==> flow/design.v <==
module flipflop(clk,en,rst,i_xdirpal,i_ydirpal,i_xnav,i_ynav,i_xpal,i_ypal,i_bri1,i_bri2,i_bri3, i_bri4,i_bri5,i_bri6,i_bri7, i_bri8,
				i_bri9, i_bri10,o_bri1,o_bri2,o_bri3, o_bri4,o_bri5,o_bri6,o_bri7, o_bri8, o_bri9, o_bri10,
				i_life, o_life, i_brick, o_brick, i_red1, i_red2, i_red3, i_red4, i_blue5, i_blue6, i_blue7, o_red1,o_red2,o_red3,o_red4,
				o_blue5, o_blue6, o_blue7,o_xdirpal,o_ydirpal,o_xnav,o_ynav,o_xpal,o_ypal
);
input clk,en,rst;
input i_xdirpal, i_ydirpal;
input [9:0] i_xnav,i_ynav,i_xpal,i_ypal;
input i_bri1,i_bri2,i_bri3, i_bri4,i_bri5,i_bri6,i_bri7, i_bri8,i_bri9,i_bri10 ;
output reg [9:0] o_xnav,o_ynav,o_xpal,o_ypal;
output reg  o_xdirpal,o_ydirpal;
output reg o_bri1,o_bri2,o_bri3, o_bri4,o_bri5,o_bri6,o_bri7, o_bri8, o_bri9, o_bri10; 
output reg [1:0] o_life;
output reg [3:0] o_brick;
input [1:0]  i_life;
input [3:0]  i_brick;
input [1:0] i_red1, i_red2, i_red3, i_red4;
input[1:0] i_blue5, i_blue6, i_blue7;
output reg [1:0]  o_red1,o_red2,o_red3,o_red4;
output reg [1:0]   o_blue5, o_blue6, o_blue7;
parameter IX_NAV = 10'd 320;	 
parameter IY_NAV = 10'd 470;
parameter IX_PAL = 10'd 320;	 
parameter IY_PAL = 10'd 450;
parameter VITE = 2'd 3;
parameter BLOCCHI = 4'd 10;
parameter RED = 2'd 3;
parameter BLUE = 2'd 2;
always@(posedge clk)
	if(rst) begin							 
				o_bri1<=1'b1;
				o_bri2<=1'b1;
				o_bri3<=1'b1;
				o_bri4<=1'b1;
				o_bri5<=1'b1;
				o_bri6<=1'b1;
				o_bri7<=1'b1;
				o_bri8<=1'b1;
				o_bri9<=1'b1;
				o_bri10<=1'b1;
				o_xdirpal<=1'b0;
				o_xnav<=IX_NAV;
				o_xpal<=IX_PAL;
				o_ydirpal<=1'b0;
				o_ynav<=IY_NAV;
				o_ypal<=IY_PAL;				
				o_life<=VITE;
				o_brick<=BLOCCHI;
				o_blue5<=BLUE;
				o_blue6<=BLUE;
				o_blue7<=BLUE;
				o_red1<=RED;
				o_red2<=RED;
				o_red3<=RED;
				o_red4<=RED;
			end
	else if(en) begin							 
				o_bri1<=i_bri1;
				o_bri2<=i_bri2;
				o_bri3<=i_bri3;
				o_bri4<=i_bri4;
				o_bri5<=i_bri5;
				o_bri6<=i_bri6;
				o_bri7<=i_bri7;
				o_bri8<=i_bri8;
				o_bri9<=i_bri9;
				o_bri10<=i_bri10;
				o_xdirpal<=i_xdirpal;
				o_xnav<=i_xnav;
				o_xpal<=i_xpal;
				o_ydirpal<=i_ydirpal;
				o_ynav<=i_ynav;
				o_ypal<=i_ypal;
				o_life<=i_life;
				o_brick<=i_brick;
				o_blue5<=i_blue5;
				o_blue6<=i_blue6;
				o_blue7<=i_blue7;
				o_red1<=i_red1;
				o_red2<=i_red2;
				o_red3<=i_red3;
				o_red4<=i_red4;
			end
endmodule
module gioco(
	i_ani_stb,														 
	i_clk,															 
	i_rst,															 
	i_animate,														 
	i_dx, 															 
	i_sx,																 
	i_start,															 
	o_x1_pal, o_x2_pal,											 
	o_y1_pal, o_y2_pal,
	o_x1_nav, o_x2_nav,											 
	o_y1_nav, o_y2_nav,
	bri1,bri2,bri3,bri4,bri5,bri6,bri7,bri8,bri9,bri10, 
	ok, ko,															 
	ff_life															 
);
input i_ani_stb, i_clk, i_rst, i_animate, i_dx, i_sx, i_start;
output [9:0] o_x1_pal, o_x2_pal, o_y1_pal, o_y2_pal, o_x1_nav, o_x2_nav, o_y1_nav, o_y2_nav;
output reg bri1,bri2,bri3,bri4,bri5,bri6,bri7,bri8,bri9,bri10;
output reg ok,ko;												
output [1:0] ff_life;
wire ff_bri1, ff_bri2, ff_bri3, ff_bri4,ff_bri5, ff_bri6, ff_bri7, ff_bri8,ff_bri9, ff_bri10;
wire [9:0] ff_x_nav,ff_y_nav,ff_x_pal,ff_y_pal;	
wire ff_x_dirpal,ff_y_dirpal;							
wire [3:0] ff_brick;
wire [1:0] ff_red1,ff_red2,ff_red3,ff_red4;
wire [1:0] ff_blue5,ff_blue6,ff_blue7;
parameter H_SIZE_BRI = 10'd 32;					 
parameter L_SIZE_BRI = 10'd 10; 					 
parameter H_SIZE_NAV = 10'd 32; 					 
parameter L_SIZE_NAV = 10'd 3;  					 
parameter IX_NAV = 10'd 320;						 
parameter IY_NAV = 10'd 470;						 
parameter D_WIDTH = 10'd 640; 				 	 
parameter D_HEIGHT = 10'd 480;					 
parameter H_SIZE_PAL = 10'd 2;					 
parameter IX_PAL = 10'd 320;						 
parameter IY_PAL = 10'd 460;						 
parameter VITE = 2'd 3;								 
parameter BLOCCHI = 4'd 10;						 
parameter ROSSO = 2'd 3;							 
parameter BLU = 2'd 2;								 
parameter wait1=4'b 0000;							 
parameter s0=4'b 0001;
parameter val=4'b 0010;
parameter win=4'b 0100;
parameter go=4'b 1000;
reg [3:0] snext,sreg;								
reg[9:0] x_nav;										 
reg[9:0] y_nav;										 
reg[9:0] x_pal;										 
reg[9:0] y_pal;										 
reg x_dir_pal;											 
reg y_dir_pal;											 
reg [1:0] life;										
reg [3:0] brick;
reg [1:0] red1,red2,red3,red4;
reg [1:0] blue5,blue6,blue7;
assign o_x1_nav = x_nav - H_SIZE_NAV;   
assign o_x2_nav = x_nav + H_SIZE_NAV;   
assign o_y1_nav = y_nav -L_SIZE_NAV; 	 
assign o_y2_nav = y_nav + L_SIZE_NAV;   
assign o_x1_pal = x_pal - H_SIZE_PAL;	 
assign o_x2_pal = x_pal + H_SIZE_PAL;	 
assign o_y1_pal = y_pal -H_SIZE_PAL;	 
assign o_y2_pal = y_pal + H_SIZE_PAL;	 
flipflop ff(									 
	.clk(i_clk),						
	.en(i_ani_stb),
	.rst(i_rst),
	.i_xdirpal(x_dir_pal),			
	.i_ydirpal(y_dir_pal),
	.i_xnav(x_nav),
	.i_ynav(y_nav),
	.i_xpal(x_pal),
	.i_ypal(y_pal),
	.i_bri1(bri1),
	.i_bri2(bri2),
	.i_bri3(bri3),
	.i_bri4(bri4),
	.i_bri5(bri5),
	.i_bri6(bri6),
	.i_bri7(bri7),
	.i_bri8(bri8),
	.i_bri9(bri9),
	.i_bri10(bri10),
	.i_life(life),
	.i_brick(brick),
	.i_red1(red1),
	.i_red2(red2),
	.i_red3(red3),
	.i_red4(red4),
	.i_blue5(blue5),
	.i_blue6(blue6),
	.i_blue7(blue7),
	.o_xdirpal(ff_x_dirpal),		 
	.o_ydirpal(ff_y_dirpal),
	.o_xnav(ff_x_nav),
	.o_ynav(ff_y_nav),
	.o_xpal(ff_x_pal),
	.o_ypal(ff_y_pal),
	.o_bri1(ff_bri1),
	.o_bri2(ff_bri2),
	.o_bri3(ff_bri3),
	.o_bri4(ff_bri4),
	.o_bri5(ff_bri5),
	.o_bri6(ff_bri6),
	.o_bri7(ff_bri7),
	.o_bri8(ff_bri8),
	.o_bri9(ff_bri9),
	.o_bri10(ff_bri10),
	.o_life(ff_life),
	.o_brick(ff_brick),
	.o_red1(ff_red1),
	.o_red2(ff_red2),
	.o_red3(ff_red3),
	.o_red4(ff_red4),
	.o_blue5(ff_blue5),
	.o_blue6(ff_blue6),
	.o_blue7(ff_blue7)
);
always@(posedge i_clk)				 
		if(i_rst)						 
			sreg<=wait1;
		else if(i_ani_stb) sreg<=snext;
always@(*)								 
		case(sreg)
			wait1:if(!i_start) snext=s0;							 
					else snext=wait1;
			s0:   if(i_animate&&i_ani_stb) snext=val; 		 
					else snext=s0;
			val:															 
				 if(!ff_life)
					snext=go;
				 else if(!ff_brick)
					snext=win;
				 else if(!(i_animate&&i_ani_stb))
						snext=s0;
				 else snext = val;
			win: if(!i_start) snext=wait1;						 
				  else snext=win;
			go:  if(!i_start) snext=wait1;						 
				  else snext=go;
			default: snext=wait1;
		endcase
always@(*)								 
	begin
		x_dir_pal=0;					 
		y_dir_pal=0;
		x_nav=IX_NAV;
		y_nav=IY_NAV;
		x_pal=IX_PAL;
		y_pal=IY_PAL;
		bri1=1;
		bri2=1;
		bri3=1;
		bri4=1;
		bri5=1;
		bri6=1;
		bri7=1;
		bri8=1;
		bri9=1;
		bri10=1;
		life=VITE;
		brick=BLOCCHI;
		ok=0;
		ko=0;
		red1=ROSSO;
		red2=ROSSO;
		red3=ROSSO;
		red4=ROSSO;
		blue5=BLU;
		blue6=BLU;
		blue7=BLU;
		case(sreg)
			wait1:				
				begin
					x_dir_pal=0;		
					y_dir_pal=0;
					x_nav=IX_NAV;
					y_nav=IY_NAV;
					x_pal=IX_PAL;
					y_pal=IY_PAL;
				   bri1=1;
					bri2=1;
					bri3=1;
					bri4=1;
					bri5=1;
					bri6=1;
					bri7=1;
					bri8=1;
					bri9=1;
					bri10=1;
					life=VITE;
					brick=BLOCCHI;
					red1=ROSSO;
					red2=ROSSO;
					red3=ROSSO;
					red4=ROSSO;
					blue5=BLU;
					blue6=BLU;
					blue7=BLU;
				end
		val: 
			begin
				x_dir_pal=ff_x_dirpal;						
				y_dir_pal=ff_y_dirpal;
				x_nav=ff_x_nav;
				y_nav=ff_y_nav;
				x_pal=ff_x_pal;
				y_pal=ff_y_pal;
				bri1=ff_bri1;
				bri2=ff_bri2;
				bri3=ff_bri3;
				bri4=ff_bri4;
				bri5=ff_bri5;
				bri6=ff_bri6;
				bri7=ff_bri7;
				bri8=ff_bri8;
				bri9=ff_bri9;
				bri10=ff_bri10;
				life=ff_life;
				brick=ff_brick;
				red1=ff_red1;
				red2=ff_red2;
				red3=ff_red3;
				red4=ff_red4;
				blue5=ff_blue5;
				blue6=ff_blue6;
				blue7=ff_blue7;
				x_pal = (x_dir_pal) ? x_pal + 10'd 2 : x_pal - 10'd 2;  		
				y_pal = (y_dir_pal) ? y_pal + 10'd 2 : y_pal - 10'd 2;
				if (i_sx==1 && i_dx==0)										 
					begin															 
					x_nav =x_nav+10'd 3;										 
						if (x_nav >= (D_WIDTH-H_SIZE_NAV-12'd 1))		 
							x_nav = (D_WIDTH-H_SIZE_NAV-10'd 1);		 
					end
				else if(i_dx==1 && i_sx ==0)								 
					begin
					x_nav = x_nav - 10'd 3;									 
						if (x_nav <= H_SIZE_NAV+12'd 1)					 
							x_nav = H_SIZE_NAV + 10'd 1;					 
					end
						else 
							x_nav=x_nav;										 
				if((y_pal <= 73)&&(y_pal >= 71))
				begin
					if((x_pal >= 140)&&(x_pal <=202)&&bri1)  
						begin
							y_dir_pal =1;  
							red1=red1-2'd 1;
							if(!red1)
								begin
									brick = brick -4'd 1;
									bri1= 1'd 0;
								end
						end
					if((x_pal >= 232)&&(x_pal <=296)&&bri2)  
						begin
							y_dir_pal =1;  
							red2=red2-2'd 1;
							if(!red2)
								begin
									brick = brick -4'd 1;	
									bri2= 1'd 0;
								end
						end
				if((x_pal >=346)&&(x_pal <=410)&&bri3)  
					begin
						y_dir_pal =1;  
						red3=red3-2'd 1;
						if(!red3)
							begin
								brick = brick -4'd 1;
								bri3= 1'd 0;
							end
					end
				if((x_pal >= 440)&&(x_pal <=504)&&bri4)  
					begin
						y_dir_pal =1;  
						red4=red4-2'd 1;
						if(!red4)
							begin
								brick = brick -4'd 1;
								bri4=1'd 0;
							end
					end
			end
	if((y_pal <= 123)&&(y_pal >= 121))
			begin
			if((x_pal >= 184)&&(x_pal <=248)&&bri5)  
					begin
					y_dir_pal =1;  
					blue5=blue5-2'd 1;
					if(!blue5)
					begin
						brick = brick -4'd 1;	
						bri5= 1'd 0;
					end
					end
				if((x_pal >= 288)&&(x_pal <=352)&&bri6)  
					begin
					y_dir_pal =1;  
					blue6=blue6-2'd 1;
					if(!blue6)
						begin	
							brick = brick -4'd 1;	
							bri6=1'd 0;
						end
					end	
				if((x_pal >= 392)&&(x_pal <=456)&&bri7)  
					begin
					y_dir_pal =1;  
					blue7=blue7-2'd 1;
					if(!blue7)
					begin
					brick = brick -4'd 1;	
					bri7= 1'd 0;
					end
					end
			end
		if((y_pal <= 173)&&(y_pal >= 171))
		begin 	if((x_pal >= 232)&&(x_pal <=296)&&bri8)  
					begin
					y_dir_pal =1;  
					bri8= 1'd 0;
				brick = brick -4'd 1;	
					end
				if((x_pal >= 346)&&(x_pal <=410)&&bri9)  
					begin
					y_dir_pal =1;  
					bri9= 1'd 0;
				brick = brick -4'd 1;	
					end
			end
			if((y_pal <= 203)&&(y_pal >= 201)&&bri10)
			begin
			if((x_pal >= 288)&&(x_pal <=352))  
					begin
					y_dir_pal =1;  
					bri10= 1'd 0;	
					brick = brick -4'd 1;
					end		
			end
			if((y_pal<=70)&&(y_pal>=50))
			begin
			if((x_pal<=205)&&(x_pal>=203)&&bri1)
					begin
						x_dir_pal=1;	 
						red1=red1-2'd 1;
						if(!red1)
						begin
						bri1=1'd 0;	
						brick = brick -4'd 1;
						end
					end
			if((x_pal<=205)&&(x_pal>=203)&&bri2)
					begin
						x_dir_pal=1;	 
						red2=red2-2'd 1;
						if(!red2)
						begin
						bri2=1'd 0;
					brick = brick -4'd 1;	
					end
					end
			if((x_pal<=413)&&(x_pal>=411)&&bri3)
						begin
							x_dir_pal=1;	 
						red3=red3-2'd 1;
					if(!red3)	begin	bri3=1'd 0;	
							brick = brick -4'd 1;
						end
						end
			if((x_pal<=507)&&(x_pal>=505)&&bri4)
						begin
							x_dir_pal=1;	 
							red4=red4-2'd 1;
							if(!red4)
							begin
							bri4=1'd 0;	
							brick = brick -4'd 1;
							end
						end
if((x_pal>=135)&&(x_pal<=137)&&bri1)
						begin
							x_dir_pal=0;	 
							red1=red1-2'd 1;
							if(!red1)
							begin
							bri1=1'd 0;	
							brick = brick -4'd 1;
							end
							end
			if((x_pal>=229)&&(x_pal<=231)&&bri2)
						begin
							x_dir_pal=0;	 
							red2=red2-2'd 1;
							if(!red2)
							begin
							bri2=1'd 0;	
							brick = brick -4'd 1;
							end
						end
			if((x_pal>=343)&&(x_pal<=345)&&bri3)
						begin
							x_dir_pal=0;	 
							red3=red3-2'd 1;
							if(!red3)
							begin
							bri3=1'd 0;	
							brick = brick -4'd 1;
							end
						end
			if((x_pal>=437)&&(x_pal<=439)&&bri4)
						begin
							x_dir_pal=0;	 
							red4=red4-2'd 1;
							if(!red4)
							begin
							bri4=1'd 0;	
							brick = brick -4'd 1;
							end
						end
				end
	if((y_pal<=120)&&(y_pal>=100))	
		begin
		if((x_pal<=251)&&(x_pal>=249)&&bri5)
						begin
							x_dir_pal=1;	 
							blue5=blue5-2'd 1;
							if(!blue5)
							begin 
							bri5=1'd 0;	
							brick = brick -4'd 1;
							end
							end
			if((x_pal<=355)&&(x_pal>=353)&&bri6)	 
						begin
							x_dir_pal=1;	 
							blue6=blue6-2'd 1;
							if(!blue6)
							begin
							bri6=1'd 0;	
							brick = brick -4'd 1;
							end
					end
			if((x_pal<=459)&&(x_pal>=457)&&bri7)	 
						begin
							x_dir_pal=1;	 
							blue7=blue7-2'd 1;
							if(!blue7)
							begin
							bri7=1'd 0;	
							brick = brick -4'd 1;
							end
						end
	if((x_pal>=181)&&(x_pal<=183)&&bri5)
						begin
							x_dir_pal=0;	 
							blue5=blue5-2'd 1;
							if(!blue5)
							begin
							bri5=1'd 0;	
							brick = brick -4'd 1;
							end
						end
			if((x_pal>=285)&&(x_pal<=287)&&bri6)
						begin
							x_dir_pal=0;	 
							blue6=blue6-2'd 1;
							if(!blue6)
							begin
							bri6=1'd 0;	
							brick = brick -4'd 1;
							end
						end	
			if((x_pal>=389)&&(x_pal<=391)&&bri7)
						begin
							x_dir_pal=0;	 
							blue7=blue7-2'd 1;
							if(!blue7)
							begin
							bri7=1'd 0;				
							brick = brick -4'd 1;
							end
						end	
	end
			if((y_pal<=170)&&(y_pal>=150))
			begin
			if((x_pal<=299)&&(x_pal>=297)&&bri8)
						begin
							x_dir_pal=1;	 
							bri8=1'd 0;	
							brick = brick -4'd 1;
						end	
			if((x_pal<=349)&&(x_pal>=347)&&bri9)	 
						begin
							x_dir_pal=1;	 
							bri9=1'd 0;	
							brick = brick -4'd 1;
						end
if((x_pal>=229)&&(x_pal<=231)&&bri8)	 
						begin
							x_dir_pal=0;	 
							bri8=1'd 0;	
							brick = brick -4'd 1;
						end
			if((x_pal>=343)&&(x_pal<=345)&&bri9)	 
						begin
							x_dir_pal=0;	 
							bri9=1'd 0;	
							brick = brick -4'd 1;
						end	
	end
					if((y_pal<=220)&&(y_pal>=200)&&bri10)	 
				begin	
				if((x_pal<=355)&&(x_pal>=353))
				begin
							x_dir_pal=1;	 
							bri10=1'd 0;	
							brick = brick -4'd 1;
						end			
			if((x_pal>=285)&&(x_pal<=287)) 
			begin
							x_dir_pal=0;	 
							bri10=1'd 0;
							brick = brick -4'd 1;	
						end	
			end	
			if((y_pal>=47)&&(y_pal<=49))
		begin	
			if((x_pal >= 138)&&(x_pal <=202)&&bri1)  
					begin
						y_dir_pal = 0;  
						red1=red1-2'd 1;
						if(!red1)
						begin
						bri1 = 1'd 0; 
						brick = brick -4'd 1;
						end
						end
				if((x_pal >= 232)&&(x_pal <=296)&&bri2)  
					begin
						y_dir_pal = 0;  
						red2=red2-2'd 1;
						if(!red2)
						begin
						bri2 =  1'd 0; 
						brick = brick -4'd 1;
						end
					end
				if((x_pal >= 346)&&(x_pal <=410)&&bri3)  
					begin
						y_dir_pal = 0;  
						red3=red3-2'd 1;
						if(!red3)
						begin
						bri3 =  1'd 0;
						brick = brick -4'd 1;	
						end
					end
				if((x_pal >= 440)&&(x_pal <=504)&&bri4)  
					begin
						y_dir_pal = 0;  
						red4=red4-2'd 1;
						if(!red4)
						begin
						bri4 =  1'd 0;
						brick = brick -4'd 1;	
						end
					end	
	end	
		if((y_pal>=97)&&(y_pal<=99))
			begin
			if((x_pal >= 184)&&(x_pal <=248)&&bri5)  
					begin
						y_dir_pal = 0;  
						blue5=blue5-2'd 1;
						if(!blue5)
						begin
						bri5 =  1'd 0;
						brick = brick -4'd 1;	
						end
					end	
				if((x_pal >= 288)&&(x_pal <=352)&&bri6)  
					begin
						y_dir_pal = 0;  
						blue6=blue6-2'd 1;
						if(!blue6)
						begin
						bri6 =  1'd 0; 
						brick = brick -4'd 1;
						end
					end	
				if((x_pal >= 392)&&(x_pal <=456)&&bri7)  
					begin
						y_dir_pal = 0;  
						blue7=blue7-2'd 1;
						if(!blue7)
						begin
						bri7 =  1'd 0; 
						brick = brick -4'd 1;
						end
					end
			end
			if((y_pal>=147)&&(y_pal<=149))
		begin 
			if((x_pal >= 232)&&(x_pal <=296)&&bri8)  
					begin
						y_dir_pal = 0;  
						bri8 =  1'd 0;
						brick = brick -4'd 1;	
					end
				if((x_pal >=346)&&(x_pal <=410)&&bri9)  
					begin
						y_dir_pal = 0;  
						bri9 =  1'd 0;
						brick = brick -4'd 1;	
					end	
			end
			if((y_pal>=197)&&(y_pal<=199))
				if((x_pal >= 288)&&(x_pal <=352)&&bri10)  
					begin
						y_dir_pal = 0;  
						bri10 =  1'd 0;
						brick = brick -4'd 1;	
					end
			if(x_pal <= H_SIZE_PAL+1)					 
				x_dir_pal=1;							 
			if(x_pal >= (D_WIDTH-H_SIZE_PAL-1))			 
				x_dir_pal = 0;							 
			if (y_pal <= H_SIZE_PAL + 1)		 
				y_dir_pal = 1;				 
			if (y_pal>=463)								
				if ((x_pal >= x_nav-H_SIZE_NAV)&&(x_pal <= x_nav + H_SIZE_NAV))	 
					y_dir_pal = 0;							 
				else 
					begin								
						life=life-2'b01;
						x_pal = IX_PAL;
						y_pal = IY_PAL;
						x_nav = IX_NAV;
					end
		end
		s0:
			begin
				x_dir_pal=ff_x_dirpal;						 
				y_dir_pal=ff_y_dirpal;
				x_nav=ff_x_nav;
				y_nav=ff_y_nav;
				x_pal=ff_x_pal;
				y_pal=ff_y_pal;
				bri1=ff_bri1;
				bri2=ff_bri2;
				bri3=ff_bri3;
				bri4=ff_bri4;
				bri5=ff_bri5;
				bri6=ff_bri6;
				bri7=ff_bri7;
				bri8=ff_bri8;
				bri9=ff_bri9;
				bri10=ff_bri10;
				life=ff_life;
				brick=ff_brick;
				red1=ff_red1;
				red2=ff_red2;
				red3=ff_red3;
				red4=ff_red4;
				blue5=ff_blue5;
				blue6=ff_blue6;
				blue7=ff_blue7;
			end
		win:begin
					ok=1;
			 end
		go:begin
					ko=1;
			end
	   default:
			begin
				x_dir_pal=0;
				y_dir_pal=0;
				x_nav=IX_NAV;
				y_nav=IY_NAV;
				x_pal=IX_PAL;
				y_pal=IY_PAL;
				bri1=1;
				bri2=1;
				bri3=1;
				bri4=1;
				bri5=1;
				bri6=1;
				bri7=1;
				bri8=1;
				bri9=1;
				bri10=1;
				life=VITE;
				brick=BLOCCHI;
				ok=0;
				ko=0;
				red1=ROSSO;
				red2=ROSSO;
				red3=ROSSO;
				red4=ROSSO;
				blue5=BLU;
				blue6=BLU;
				blue7=BLU;
			end
		endcase
end			
endmodule
### Step by step through the tools: gioco

What the tools print for gioco, step after step.
Line numbers count from 1 in the design file above.
Operators: Yosys type, input widths -> output width; for muxes data width and select width s.
Library cell names are shortened.
A cell with n/a has no value.

| inputs | value |
|---|---|
| top | gioco |
| clock port | i_clk |
| standard-cell library | sky130hd |
| timing corner | tt_025C_1v80 |

### Word-level counts

Source: Yosys, flattened and elaborated, memories not mapped. Widths are those after wreduce. Registers that Yosys merges into a memory's read port (data or address) are not register bits. Print and check cells do not count. Equal cells are merged and count once.

| storage and ports | value |
|---|---|
| register bits | 76 |
| bits of input ports | 7 |
| cells after elaboration | 777 |

| cells by class | value |
|---|---|
| add/subtract/negate cells | 85 |
| $lt $le $gt $ge | 77 |
| equal/unequal tests | 6 |
| multiplexer cells | 468 |
| bitwise gates (word level) | 3 |
| reduce/logical cells | 112 |

Operators by type and width:

| cell | number |
|---|---|
| $mux 4 | 150 |
| $mux 1 | 198 |
| $sub 4x1->4 const B | 40 |
| $mux 2 | 80 |
| $ge 10x8->1 const B | 15 |
| $ge 10x9->1 const B | 15 |
| $le 10x9->1 const B | 15 |
| $mux 10 | 14 |
| $le 10x8->1 const B | 13 |
| $logic_and 1x1->1 | 78 |
| $add 10x2->10 const B | 6 |
| $sub 10x2->10 const B | 6 |
| $pmux 10 s2 | 3 |
| $sub 2x1->2 const B | 29 |
| $logic_not 2->1 | 29 |
| $le 10x7->1 const B | 5 |
| $ge 10x7->1 const B | 4 |
| $pmux 2 s2 | 8 |
| $pmux 1 s2 | 12 |
| $ge 10x10->1 const B | 2 |
| $le 10x2->1 const B | 2 |
| $add 10x6->10 const B | 2 |
| $sub 10x6->10 const B | 2 |
| $ge 10x6->1 const B | 2 |
| $le 10x6->1 const B | 2 |
| $pmux 4 s5 | 1 |
| $ge 10x10->1 | 1 |
| $le 10x10->1 | 1 |

Other operator kinds: 12; their cells: 16.

### Logic depth

Depth = most cells in a row (Yosys ltp): at word level without a register or memory, in the mapped netlist without a sequential cell, where the memories' decode and read muxes count.

| depth | value |
|---|---|
| depth in word-level cells | 191 |
| ABC_AREA | 0 |
| mapped depth | 93 |
| mapped depth without buffers | 90 |

### After synthesis

Yosys stat after the flow's synthesis: flattened, memories mapped to cells. It holds for the ABC_AREA given above (unset counts as 0); a run with the other value may have another netlist.

Cells by type:

| cell | number |
|---|---|
| dfxtp_1 | 77 |
| ha_1 | 109 |
| xnor2_1 | 104 |
| nand2_1 | 208 |
| nor2_1 | 203 |
| o21ai_0 | 125 |
| xor2_1 | 63 |
| a21oi_1 | 91 |
| nand3_1 | 89 |
| inv_1 | 95 |
| nor3_1 | 64 |
| clkbuf_1 | 81 |
| and3_1 | 40 |
| mux2i_1 | 22 |
| a31oi_1 | 34 |
| nand4_1 | 34 |
| and2_1 | 33 |
| a211oi_1 | 27 |

Other cell types: 89; their cells: 503.

| mapped netlist | value |
|---|---|
| standard cells after synthesis | 2,002 |
| cell area after synthesis | 13,839.5 µm² |
| mapped flip-flops | 77 |

The figures by module come from a second, unflattened synthesis with its own total; it is not the netlist above.

| unflattened totals | value |
|---|---|
| cell total of the unflattened synthesis | 1,894 |
| area total of the unflattened synthesis | 13,665.6 µm² |

Rows give one instance, submodules left out.

By module:

| module | times used | cells | area (µm²) |
|---|---|---|---|
| gioco | 1 | 1,658 | 11,000.6 |
| flipflop | 1 | 236 | 2,665.1 |

### Path before layout

Source: OpenSTA report_checks on the synthesized netlist (no wires, ideal clock, input and output delay 20% of the period each), path of least setup slack; recovery checks are left aside. Register names are those of the netlist, which keeps one name where synthesis merged equal registers.

| path post-synthesis | value |
|---|---|
| kind | reg-to-reg |
| from | register ff.o_xpal[1] |
| to | register ff.o_brick[3] |
| clock period | 24.0 ns |
| library setup time | 0.125 ns |
| arrival | 17.797 ns |
| required time | 23.875 ns |
| path slack | 6.078 ns |
| path delay | 17.922 ns |
| stages | 92 |
| path buffers | 2 |
| period reached after synthesis | 17.922 ns |

"path delay" = arrival - input delay + setup time.
"stages" counts driving pins, that of a launching flip-flop among them; a cell with two outputs on the path counts twice.
"period reached after synthesis" is the clock period less the worst setup slack; recovery checks do not enter. This is arithmetic on one report: input and output delays are still those of the set period (20% each).
Between the ends stands the longest chain of elaborated cells between them, by number of cells; it is not shown to be the way that was timed. Of several equally long chains one is given.
Each line given opens the expression or statement behind the cell; cells for indexed reads and writes are added by Yosys, which also makes memories of some case tables.

| between the ends, post-synthesis | value |
|---|---|
| path through | dfxtp_1 > inv_1 > fa_1 > nand2b_1 > a21o_1 > and3_1 > buf_4 > nor2_2 > inv_2 > buf_2 > and4_1 > a22oi_1 > o211a_1 > nor2_1 > ha_1 > o21ai_0 > o21ai_0 > ha_1 > [... 56 more ...] > o22ai_1 > a31oi_1 > ha_1 > o21bai_1 > a21oi_1 > ha_1 > a21oi_1 > a21oi_1 > xor2_1 > xnor2_1 > o21a_1 > or3_1 > a211oi_2 > nor3_1 > or3_1 > a22o_1 > and3_1 > o41a_1 |
| length of the longest elaborated chain | 191 |
| elaborated cells on any way between the ends | 502 |

Ends and longest elaborated chain, post-synthesis:

| element | line | source |
|---|---|---|
| from (decl) | 10 | `output reg [9:0] o_xnav,o_ynav,o_xpal,o_ypal;` |
| from (assign) | 43 | `o_xpal<=IX_PAL;` |
| from (assign) | 70 | `o_xpal<=i_xpal;` |
| $sub 10x2->10 | 315 | `x_pal = (x_dir_pal) ? x_pal + 10'd 2 : x_pal - 10'd 2;` |
| $mux 10 | 315 |  |
| $ge 10x8->1 | 333 | `if((x_pal >= 140)&&(x_pal <=202)&&bri1)` |
| $logic_and 1x1->1 x2 | 333 |  |
| $mux 4 | 333 |  |
| $mux 4 | 331 | `if((y_pal <= 73)&&(y_pal >= 71))` |
| $mux 4 | 259 | `case(sreg)` |
| [... 176 more ...] | n/a |  |
| $mux 4 | 700 | `if((x_pal >=346)&&(x_pal <=410)&&bri9)` |
| $mux 4 | 692 | `if((y_pal>=147)&&(y_pal<=149))` |
| $mux 4 | 259 |  |
| $sub 4x1->4 | 712 | `brick = brick -4'd 1;` |
| $mux 4 | 708 | `if((x_pal >= 288)&&(x_pal <=352)&&bri10)` |
| $mux 4 | 707 | `if((y_pal>=197)&&(y_pal<=199))` |
| $pmux 4 s2 | 259 |  |
| to (assign) | 48 | `o_brick<=BLOCCHI;` |
| to (assign) | 75 | `o_brick<=i_brick;` |
| to (decl) | 14 | `output reg [3:0] o_brick;` |

### Path in the finished layout

Path of least setup slack in the final report of entry C (OpenROAD, finished layout, wires in). Where an end is a register, its clock arrival counts in the times.

| path post-layout | value |
|---|---|
| kind | reg-to-reg |
| from | register ff.o_xpal[1] |
| to | register ff.o_brick[3] |
| clock period | 24.4 ns |
| library setup time | 0.11 ns |
| arrival | 21.44 ns |
| required time | 24.66 ns |
| path slack | 3.22 ns |
| stages | 90 |
| path buffers | 0 |

Between the ends stands the longest chain of elaborated cells between them, by number of cells; it is not shown to be the way that was timed. Of several equally long chains one is given.

| between the ends, post-layout | value |
|---|---|
| path through | dfxtp_1 > inv_1 > fa_1 > nand2b_1 > a21o_1 > a311oi_1 > a31o_2 > inv_2 > nor3_1 > o21ai_1 > and4_1 > nor2_1 > ha_1 > o21ai_0 > o21ai_0 > ha_1 > mux2_2 > ha_1 > [... 54 more ...] > o22ai_1 > a31oi_1 > ha_1 > o21bai_1 > a21oi_1 > ha_1 > a21oi_1 > a21oi_1 > xor2_1 > xnor2_1 > xor2_1 > nor2_1 > o2111ai_1 > o221a_2 > or3_1 > a22o_1 > and3_1 > o41a_1 |
| length of the longest elaborated chain | 191 |
| elaborated cells on any way between the ends | 502 |

Ends and longest elaborated chain, post-layout:

| element | line | source |
|---|---|---|
| from (decl) | 10 | `output reg [9:0] o_xnav,o_ynav,o_xpal,o_ypal;` |
| from (assign) | 43 | `o_xpal<=IX_PAL;` |
| from (assign) | 70 | `o_xpal<=i_xpal;` |
| $sub 10x2->10 | 315 | `x_pal = (x_dir_pal) ? x_pal + 10'd 2 : x_pal - 10'd 2;` |
| $mux 10 | 315 |  |
| $ge 10x8->1 | 333 | `if((x_pal >= 140)&&(x_pal <=202)&&bri1)` |
| $logic_and 1x1->1 x2 | 333 |  |
| $mux 4 | 333 |  |
| $mux 4 | 331 | `if((y_pal <= 73)&&(y_pal >= 71))` |
| $mux 4 | 259 | `case(sreg)` |
| [... 176 more ...] | n/a |  |
| $mux 4 | 700 | `if((x_pal >=346)&&(x_pal <=410)&&bri9)` |
| $mux 4 | 692 | `if((y_pal>=147)&&(y_pal<=149))` |
| $mux 4 | 259 |  |
| $sub 4x1->4 | 712 | `brick = brick -4'd 1;` |
| $mux 4 | 708 | `if((x_pal >= 288)&&(x_pal <=352)&&bri10)` |
| $mux 4 | 707 | `if((y_pal>=197)&&(y_pal<=199))` |
| $pmux 4 s2 | 259 |  |
| to (assign) | 48 | `o_brick<=BLOCCHI;` |
| to (assign) | 75 | `o_brick<=i_brick;` |
| to (decl) | 14 | `output reg [3:0] o_brick;` |

Below are 3 stored runs of the flow (Yosys, OpenROAD; platform sky130hd) on gioco, each with its settings and what was measured, unordered. Constraints: input delay and output delay 20% of the set period each, output load 0.01 pF.
"achieved period" = clock period - worst setup slack. The figure is calculated, with input and output delays left at 20% of the set period.
"time used up by the worst setup path" = time allowed to the worst setup path (clock period - input delay - output delay, where it has them) - its slack; a late launch clock adds to it, a late capture clock takes from it.
"power consumption" is the tool's figure for a default switching activity; nothing was simulated.
Settings: - = not set for that run.
Among the results, - means that no value is shown for the run.

| stored run | CAP_MARGIN | CELL_PAD_IN_SITES_DETAIL_PLACEMENT | CORE_MARGIN | CORE_UTILIZATION | CTS_CLUSTER_SIZE | MIN_ROUTING_LAYER | PLACE_DENSITY_LB_ADDON | SETUP_SLACK_MARGIN | SLEW_MARGIN | period_ns | CTS_CLUSTER_DIAMETER | GPL_ROUTABILITY_DRIVEN | HOLD_SLACK_MARGIN | MAX_ROUTING_LAYER | PLACE_DENSITY | time used up by the worst setup path (ns) | class of the worst setup path | setup slack of the worst path (ns) | overall die area (µm²) | standard-cell area of the final layout (µm²) | power consumption (mW) | worst hold slack (ns) | utilization after routing (%) | summed negative setup slack (ns) | Yosys chip area after synthesis (µm²) | achieved period (ns) |
|---|---|---|---|---|---|---|---|---|---|---|---|---|---|---|---|---|---|---|---|---|---|---|---|---|---|---|
| entry A | 20 | 0 | 2 | 62 | 21 | met2 | 0.1 | 1.92 | 30 | 15.2 | - | - | - | - | - | - | - | - | - | - | - | - | - | - | - | - |
| entry B | 25 | 2 | 7 | 62 | 21 | met2 | - | - | 10 | 14.2 | 39 | 0 | 0.26 | met4 | 0.46 | - | - | - | - | - | - | - | - | - | - | - |
| entry C | 20 | - | 2 | 40 | - | - | - | - | 20 | 24.4 | - | - | - | - | - | 21.18 | reg-to-reg | 3.216 | 36,101.9 | 15,501.1 | 0.5029 | 0.494 | 45.2 | 0.000 | 13,839.5 | 21.184 |

Entry A: no results, routing failed with GRT-0116
Entry B: no results, placement failed with DPL-0033
